==> flow/design.v <==
`timescale 1ns / 1ps
module signalReceive(clk, rst, SCK, MOSI, byteReceived, dataByte, SSEL);
input clk;
input rst;
input SCK, SSEL, MOSI;
output byteReceived;
output [7:0] dataByte;
reg [2:0] bitcnt;
reg byte_received;   
reg [7:0] byte_data_received;
assign byteReceived = byte_received;
assign dataByte = byte_data_received;
reg [2:0] SCKr;  
reg [2:0] SSELr;  
reg [1:0] MOSIr; 
always @(posedge clk) 
begin
  if (rst)
    SCKr <= 3'b000;
  else
    SCKr <= {SCKr[1:0], SCK};
end
wire SCK_risingedge = (SCKr[2:1]==2'b01);   
wire SCK_fallingedge = (SCKr[2:1]==2'b10);   
always @(posedge clk) 
begin
  if (rst)
    SSELr <= 3'b111;
  else
    SSELr <= {SSELr[1:0], SSEL};
end
wire SSEL_active = ~SSELr[1];   
wire SSEL_startmessage = (SSELr[2:1]==2'b10);   
wire SSEL_endmessage = (SSELr[2:1]==2'b01);   
always @(posedge clk) 
begin
  MOSIr <= {MOSIr[0], MOSI};
end
wire MOSI_data = MOSIr[1];
always @(posedge clk)
begin
  if(rst)
  begin
    bitcnt <= 3'b000;
  end
  else if(~SSEL_active)
  begin
    bitcnt <= 3'b000;
  end
  else
  begin
    if(SCK_risingedge)
    begin
      bitcnt <= bitcnt + 3'b001;
      byte_data_received <= {byte_data_received[6:0], MOSI_data};
    end
  end
end
always @(posedge clk)
begin    
  if (rst)
    byte_received <= 1'b0;
  else
    byte_received <= SSEL_active && SCK_risingedge && (bitcnt==3'b111);
end 
endmodule
module sending(clk, rst, SCK, MISO, SSEL, data, signalReceived, byteSent);
input clk;
input rst;
input SCK;
output MISO;
input SSEL;
input [7:0] data;
input signalReceived;
output byteSent;
reg byte_sent;
assign byteSent = byte_sent;
reg [7:0] byte_data_sent;
reg byte_sent_2clk;
reg [2:0] cnt;
reg [2:0] SCKr;  
always @(posedge clk) 
begin
 if (rst)
   SCKr <= 3'b000;
 else
   SCKr <= {SCKr[1:0], SCK};
end
wire SCK_risingedge = (SCKr[2:1]==2'b01);   
wire SCK_fallingedge = (SCKr[2:1]==2'b10);   
reg [2:0] SSELr;  
always @(posedge clk) 
begin
  if (rst)
    SSELr <= 3'b111;
  else
    SSELr <= {SSELr[1:0], SSEL};
end
wire SSEL_active = ~SSELr[1];   
wire SSEL_startmessage = (SSELr[2:1]==2'b10);   
wire SSEL_endmessage = (SSELr[2:1]==2'b01);   
always @(posedge clk) 
begin
  if(rst)
  begin
    cnt <= 3'b000;
    byte_data_sent <= 8'h00;
  end
  else if(signalReceived)
  begin
    if(~SSEL_active) 
    begin
      cnt<=3'b000;   
    end
    else
    begin
      if(byte_sent_2clk)
      begin
        byte_data_sent <= data;
      end
      if(SCK_risingedge)
      begin
        cnt <= cnt + 3'b001;
        byte_data_sent <= {byte_data_sent[6:0], 1'b0};
      end
    end
  end
end
always @(posedge clk)
begin
  if(rst)
  begin
    byte_sent_2clk <= 1'b0;
    byte_sent <= 1'b0;
  end
  else if(signalReceived)
  begin
    if (byte_sent_2clk)
    begin
      byte_sent_2clk <= 1'b0;
    end
    if (byte_sent)
    begin
      byte_sent_2clk <= 1'b1;
      byte_sent <= SSEL_active && SCK_risingedge && (cnt==3'b111);
    end
    else
    begin
      byte_sent <= SSEL_active && SCK_risingedge && (cnt==3'b111);
    end
  end
end
assign MISO = byte_data_sent[7];   
endmodule
`timescale 1ns / 1ps
module signalProcess(clk, rst, SCK, MOSI, MISO, SSEL);
input clk;
input rst;
input SCK, SSEL, MOSI;
output MISO;
wire [7:0] dataByte;
wire [7:0] sendByte;
reg [7:0] compressedX [63:0];
reg [6:0] inputCounter;
wire byte_received;
reg signalReceived;
wire byteSent;
integer i;
integer j;
assign sendByte = compressedX[j[5:0]];
signalReceive srA(.clk(clk), .rst(rst), .SCK(SCK), .MOSI(MOSI), .byteReceived(byte_received), .dataByte(dataByte), .SSEL(SSEL));
always @(posedge clk)
begin 
  if(rst)
  begin
    i <= 0;
    inputCounter <= 7'b0000000;
  end
  else if(~signalReceived)
  begin
    if(byte_received)
    begin
      i <= i+1;
      inputCounter <= inputCounter + 7'b0000001; 
    end
  end
end
always @(posedge clk)
begin 
  if(~rst && ~signalReceived && byte_received && i >= 0 && i < 64)
    compressedX[i[5:0]] <= dataByte;
end
always @(posedge clk)
begin
  if(rst)
    signalReceived <= 1'b0;
  else
    signalReceived <= (inputCounter == 7'b1000000);
end
sending sB(.clk(clk), .rst(rst), .SCK(SCK), .MISO(MISO), .SSEL(SSEL), .data(sendByte), .signalReceived(signalReceived), .byteSent(byteSent));
always @(posedge clk)
begin
  if(rst)
    j <= -1;
  else if(signalReceived)
  begin
    if(byteSent)
    begin
      j <= j+1;
    end 
  end
end
endmodule
# ---- From RTL to reports: signalProcess
# Tool output for the design above before and after an edit, in the order of the flow.
# "orig" refers to lines of the RTL above, "edited" to lines of the edited file.
# "delta": "edited" minus "orig" as printed here. "change_rel_pct": 100 x difference / "orig".
# Operators carry their Yosys type and port widths (W data, S select, Z words).
# Library cell names are shortened.
# A cell with - has no value.
dict set report design {
  design {signalProcess}
  clock {clk}
  lib {sky130hd}
  pvt_corner {tt_025C_1v80}
}

# ---- The edit
# Unified diff, file above to edited file.
# The edited RTL no longer does the same as the RTL above: the edit was made by script, with no optimisation intended.
# begin of diff
@@ -5,5 +5,5 @@
 input SCK, SSEL, MOSI;
 output byteReceived;
-output [7:0] dataByte;
+output [3:0] dataByte;
 reg [2:0] bitcnt;
 reg byte_received;   
# end of diff

# ---- Word-level counts
# Yosys after proc, flatten, opt, wreduce and memory -nomap, before mapping. Print and check cells are not counted. Equal cells are merged and count once.
# Yosys's memory passes give these memory sizes; they may raise the number of words (mostly to a power of two), join words into wider ones and drop unused or constant bits.
# element orig edited delta change_rel_pct
set classes {}
lappend classes {n_addsub 5 5 0 0.00}
lappend classes {compare 2 2 0 0.00}
lappend classes {n_eq 5 5 0 0.00}
lappend classes {muxes 10 10 0 0.00}
lappend classes {bitwise 4 4 0 0.00}
lappend classes {reduce_and_logical 16 16 0 0.00}
# operator orig edited delta change_rel_pct
set op_table {}
lappend op_table {{$logic_and A1 B1 Y1} 8 8 0 0.00}
lappend op_table {{$not A1 Y1} 4 4 0 0.00}
lappend op_table {{$mux W6} 3 3 0 0.00}
lappend op_table {{$mux W8} 3 3 0 0.00}
lappend op_table {{$reduce_and A2 Y1} 3 3 0 0.00}
lappend op_table {{$add A3 B1 Y3 const B} 2 2 0 0.00}
lappend op_table {{$add A32 B2 Y32 const B} 2 2 0 0.00}
lappend op_table {{$eq A2 B1 Y1 const B} 2 2 0 0.00}
lappend op_table {{$eq A3 B3 Y1 const B} 2 2 0 0.00}
lappend op_table {{$mux W1} 2 2 0 0.00}
lappend op_table {{$mux W3} 2 2 0 0.00}
lappend op_table {{$reduce_and A3 Y1} 2 2 0 0.00}
lappend op_table {{$reduce_bool A2 Y1} 2 2 0 0.00}
lappend op_table {{$add A7 B1 Y7 const B} 1 1 0 0.00}
lappend op_table {{$eq A7 B7 Y1 const B} 1 1 0 0.00}
lappend op_table {{$ge A32 B1 Y1 const B} 1 1 0 0.00}
lappend op_table {{$lt A32 B8 Y1 const B} 1 1 0 0.00}
lappend op_table {{$reduce_or A2 Y1} 1 1 0 0.00}
# element orig edited delta change_rel_pct
set word_totals {}
lappend word_totals {register_bits 109 105 -4 -3.67}
lappend word_totals {ramBits 512 512 0 0.00}
lappend word_totals {clocked_rd_ports_x_width 8 8 0 0.00}
lappend word_totals {memories 1 1 0 0.00}
lappend word_totals {in_bits 5 5 0 0.00}
lappend word_totals {out_inout_bits 1 1 0 0.00}
lappend word_totals {wordCells 59 59 0 0.00}
# element orig edited
set memory_table {}
lappend memory_table {memory_list {compressedX 64 x 8 bit 1R1W} {compressedX 64 x 8 bit 1R1W}}

# ---- Logic depth
# Longest topological path by Yosys (ltp), each cell counted once; first at word level (registers and memories cut), then after technology mapping (sequential cells cut; the memories' decode and read muxes count).
# element orig edited delta change_rel_pct
set logic_depth {}
lappend logic_depth {ltp_word 6 6 0 0.00}
lappend logic_depth {abc_area 0 0 - -}
lappend logic_depth {depth_mapped 8 8 0 0.00}
lappend logic_depth {ltp_nobuf 6 6 0 0.00}

# ---- Netlist
# Yosys stat after the flow's synthesis: flattened, memories mapped to cells. It holds for the ABC_AREA given above (unset counts as 0); a run with the other value may have another netlist.
# element orig edited delta change_rel_pct
set synth_totals {}
lappend synth_totals {cells 1317 871 -446 -33.86}
lappend synth_totals {synth_area_um2 23388.7 13465.4 -9923.3 -42.43}
lappend synth_totals {seqArea_um2 17136.4 9328.9 -7807.5 -45.56}
lappend synth_totals {ff_cells 596 336 -260 -43.62}
lappend synth_totals {buf_cells 69 44 -25 -36.23}
# type orig edited delta change_rel_pct
set by_type {}
lappend by_type {edfxtp_1 520 260 -260 -50.00}
lappend by_type {mux4_2 126 60 -66 -52.38}
lappend by_type {nand2_1 83 38 -45 -54.22}
lappend by_type {mux2i_1 27 8 -19 -70.37}
lappend by_type {mux2_2 3 19 16 533.33}
lappend by_type {nor2_1 131 120 -11 -8.40}
lappend by_type {clkbuf_1 28 17 -11 -39.29}
lappend by_type {o21ai_0 24 13 -11 -45.83}
lappend by_type {a22oi_1 1 12 11 1100.00}
lappend by_type {buf_2 21 11 -10 -47.62}
lappend by_type {o221ai_1 8 0 -8 -100.00}
lappend by_type {a221o_1 7 0 -7 -100.00}
lappend by_type {a311oi_1 7 0 -7 -100.00}
lappend by_type {nand3_1 29 23 -6 -20.69}
lappend by_type {xor2_1 15 9 -6 -40.00}
lappend by_type {xnor2_1 19 24 5 26.32}
lappend by_type {nor3_1 12 17 5 41.67}
lappend by_type {inv_1 9 14 5 55.56}
# The list need not be complete.
# The figures by module come from a second, unflattened synthesis with its own total; it is not the netlist above.
# element orig edited delta change_rel_pct
set unflattened {}
lappend unflattened {hier_cells 1302 877 -425 -32.64}
lappend unflattened {area_unflattened_um2 23577.6 13631.8 -9945.8 -42.18}
# Each row is one instance without its submodules.
# module n_inst n_cells area_um2 mod_seq_area_um2
set by_module_orig {}
lappend by_module_orig {signalProcess 1 1175 22142.5 16415.7}
lappend by_module_orig {sending 1 92 844.6 360.3}
lappend by_module_orig {signalReceive 1 35 590.6 460.4}
# module n_inst n_cells area_um2 mod_seq_area_um2
set by_module_edited {}
lappend by_module_edited {signalProcess 1 754 12316.8 8728.4}
lappend by_module_edited {sending 1 92 844.6 360.3}
lappend by_module_edited {signalReceive 1 31 470.5 340.3}

# ---- Path before layout
# Source: OpenSTA report_checks on the synthesized netlist (no wires, ideal clock, input and output delay 20% of the period each), path of least setup slack; recovery checks are left aside. Register names are those of the netlist, which keeps one name where synthesis merged equal registers.
# element orig edited delta change_rel_pct
set synth_timing {}
lappend synth_timing {path_kind input-to-reg input-to-reg - -}
lappend synth_timing {from {input port rst} {input port rst} - -}
lappend synth_timing {to {memory compressedX[58][0]} {memory compressedX[58][0]} - -}
lappend synth_timing {tclk_ps 10000 10000 0 0.00}
lappend synth_timing {input_delay_ps 2000 2000 0 0.00}
lappend synth_timing {setup_ps 370 330 -40 -}
lappend synth_timing {t_first_pin_ps 2000 2000 0 0.00}
lappend synth_timing {arrival_ps 3323 3317 -6 -0.18}
lappend synth_timing {required_ps 9630 9670 40 0.42}
lappend synth_timing {slack_ps 6306 6353 47 -}
lappend synth_timing {delay_ps 1693 1647 -46 -2.72}
lappend synth_timing {driving_pins 5 6 1 20.00}
lappend synth_timing {n_path_buf 0 1 1 -}
lappend synth_timing {period_less_setup_slack_ps 3694 3647 -47 -1.27}
# "delay_ps" is the arrival time less input delay plus setup time.
# "driving_pins": output pins that drive a net of the path, with the launching flip-flop's if there is one; two outputs of one cell count as two.
# "period_less_setup_slack_ps" = period - worst setup slack (recovery checks aside). The figure is calculated, with input and output delays left at 20% of the set period.
# Between the ends stands the longest chain of elaborated cells between them, by number of cells; it is not shown to be the way that was timed. Of several equally long chains one is given.
# Each line given opens the expression or statement behind the cell; cells for indexed reads and writes are added by Yosys, which also makes memories of some case tables.
# orig: The path ends at the enable pin of a flip-flop; only ways to that pin are counted.
dict set report synth_between_orig {
  cell_sequence {nor4_1 > nand4_1 > nor2_1 > nand4_1 > nor2_1}
  elab_chain_len 6
  cells_between 7
  lines_between 1
  cone_classes {2 x mux; 1 x logic; 4 x reduce/logical}
}
# element line_no
set synth_rtl_orig {}
lappend synth_rtl_orig {{from (decl)} 158} ;# input rst;
lappend synth_rtl_orig {{$not A1 Y1} 190} ;# if(~rst && ~signalReceived && byte_received && i >= 0 && i < 64)
lappend synth_rtl_orig {{$logic_and A1 B1 Y1 (4 in a row)} 190}
lappend synth_rtl_orig {{$mux W6} 190}
lappend synth_rtl_orig {{to (decl)} 163} ;# reg [7:0] compressedX [63:0];
# edited: The path ends at the enable pin of a flip-flop; only ways to that pin are counted.
dict set report synth_between_edited {
  cell_sequence {clkbuf_1 > nor4_1 > nand4_1 > nor2_1 > nand4_1 > nor2_1}
  elab_chain_len 6
  cells_between 7
  lines_between 1
  cone_classes {2 x mux; 1 x logic; 4 x reduce/logical}
}
# element line_no
set synth_rtl_edited {}
lappend synth_rtl_edited {{from (decl)} 158} ;# input rst;
lappend synth_rtl_edited {{$not A1 Y1} 190} ;# if(~rst && ~signalReceived && byte_received && i >= 0 && i < 64)
lappend synth_rtl_edited {{$logic_and A1 B1 Y1 (4 in a row)} 190}
lappend synth_rtl_edited {{$mux W6} 190}
lappend synth_rtl_edited {{to (decl)} 163} ;# reg [7:0] compressedX [63:0];

# ---- Worst path after layout
# Path of least setup slack in the final report of each run of set A (OpenROAD, finished layout, wires in). Where an end is a register, its clock arrival counts in the times.
# The path's times are printed in steps of 10 ps; the period is the one set.
# element orig edited delta change_rel_pct
set layout_timing {}
lappend layout_timing {path_kind input-to-reg input-to-reg - -}
lappend layout_timing {from {input port rst} {input port rst} - -}
lappend layout_timing {to {memory compressedX[53][4]} {memory compressedX[27][2]} - -}
lappend layout_timing {tclk_ps 10000 10000 0 0.00}
lappend layout_timing {input_delay_ps 2000 2000 0 0.00}
lappend layout_timing {setup_ps 370 340 -30 -}
lappend layout_timing {t_first_pin_ps 2000 2000 0 0.00}
lappend layout_timing {arrival_ps 4730 4270 -460 -9.73}
lappend layout_timing {required_ps 10250 10180 -70 -0.68}
lappend layout_timing {slack_ps 5520 5910 390 -}
lappend layout_timing {driving_pins 6 6 0 0.00}
lappend layout_timing {n_path_buf 1 1 0 0.00}
# Between the ends stands the longest chain of elaborated cells between them, by number of cells; it is not shown to be the way that was timed. Of several equally long chains one is given.
# orig: The path ends at the enable pin of a flip-flop; only ways to that pin are counted.
dict set report layout_between_orig {
  cell_sequence {buf_2 > nor4_1 > nand4_1 > nor2_1 > nand3_1 > nor2_1}
  elab_chain_len 6
  cells_between 7
  lines_between 1
  cone_classes {2 x mux; 1 x logic; 4 x reduce/logical}
}
# element line_no
set layout_rtl_orig {}
lappend layout_rtl_orig {{from (decl)} 158} ;# input rst;
lappend layout_rtl_orig {{$not A1 Y1} 190} ;# if(~rst && ~signalReceived && byte_received && i >= 0 && i < 64)
lappend layout_rtl_orig {{$logic_and A1 B1 Y1 (4 in a row)} 190}
lappend layout_rtl_orig {{$mux W6} 190}
lappend layout_rtl_orig {{to (decl)} 163} ;# reg [7:0] compressedX [63:0];
# edited: The path ends at the enable pin of a flip-flop; only ways to that pin are counted.
dict set report layout_between_edited {
  cell_sequence {buf_2 > nor4_1 > nand4_1 > nor2_1 > nand4_1 > nor2_1}
  elab_chain_len 6
  cells_between 7
  lines_between 1
  cone_classes {2 x mux; 1 x logic; 4 x reduce/logical}
}
# element line_no
set layout_rtl_edited {}
lappend layout_rtl_edited {{from (decl)} 158} ;# input rst;
lappend layout_rtl_edited {{$not A1 Y1} 190} ;# if(~rst && ~signalReceived && byte_received && i >= 0 && i < 64)
lappend layout_rtl_edited {{$logic_and A1 B1 Y1 (4 in a row)} 190}
lappend layout_rtl_edited {{$mux W6} 190}
lappend layout_rtl_edited {{to (decl)} 163} ;# reg [7:0] compressedX [63:0];

# ---- Flow runs
# Both versions went through the flow (Yosys, OpenROAD) with the same settings in each pair. Constraints: input delay and output delay 20% of the set period each, output load 0.01 pF.
dict set report flow_settings_set_A {
  CORE_UTILIZATION 40
  period_ns 10.0
  CAP_MARGIN 20
  CORE_MARGIN 2
  SLEW_MARGIN 20
}
# element orig edited delta change_rel_pct
set measured_set_A {}
lappend measured_set_A {yosys_chip_area_um2 23388.7 13465.4 -9923.3 -42.43}
lappend measured_set_A {die_footprint_um2 60422.6 35146.9 -25275.7 -41.83}
lappend measured_set_A {finish.stdcell_area_um2 26128.8 15128.3 -11000.5 -42.10}
lappend measured_set_A {final_util_frac 0.452 0.453 0.001 -}
lappend measured_set_A {final_setup_ws_ps 5517 5907 390 -}
lappend measured_set_A {setupTns_ps 0 0 0 -}
lappend measured_set_A {ws_hold_ps 330 325 -5 -}
lappend measured_set_A {final_power_uw 4943 2879 -2064 -41.76}
lappend measured_set_A {timing.achieved_period_ps 4483 4093 -390 -8.70}
dict set report flow_settings_set_B {
  CAP_MARGIN 35
  CELL_PAD_IN_SITES_DETAIL_PLACEMENT 0
  CORE_MARGIN 3
  CORE_UTILIZATION 66
  CTS_CLUSTER_DIAMETER 330
  PLACE_DENSITY_LB_ADDON 0.06
  SLEW_MARGIN 25
  period_ns 4.97
}
# element orig edited delta change_rel_pct
set measured_set_B {}
lappend measured_set_B {yosys_chip_area_um2 23388.7 13465.4 -9923.3 -42.43}
lappend measured_set_B {die_footprint_um2 37733.1 22151.9 -15581.2 -41.29}
lappend measured_set_B {finish.stdcell_area_um2 25730.9 14772.9 -10958.0 -42.59}
lappend measured_set_B {final_util_frac 0.741 0.747 0.006 -}
lappend measured_set_B {final_setup_ws_ps 1619 2093 474 -}
lappend measured_set_B {setupTns_ps 0 0 0 -}
lappend measured_set_B {ws_hold_ps 333 331 -2 -}
lappend measured_set_B {final_power_uw 9581 5473 -4108 -42.88}
lappend measured_set_B {timing.achieved_period_ps 3351 2877 -474 -14.15}
# "timing.achieved_period_ps" is the run's clock period less its worst setup slack. It is reckoned from that one timing run; input and output delays stay at 20% of the period that was set.
# "final_power_uw": no workload was simulated; the value follows from the tool's default switching activity.
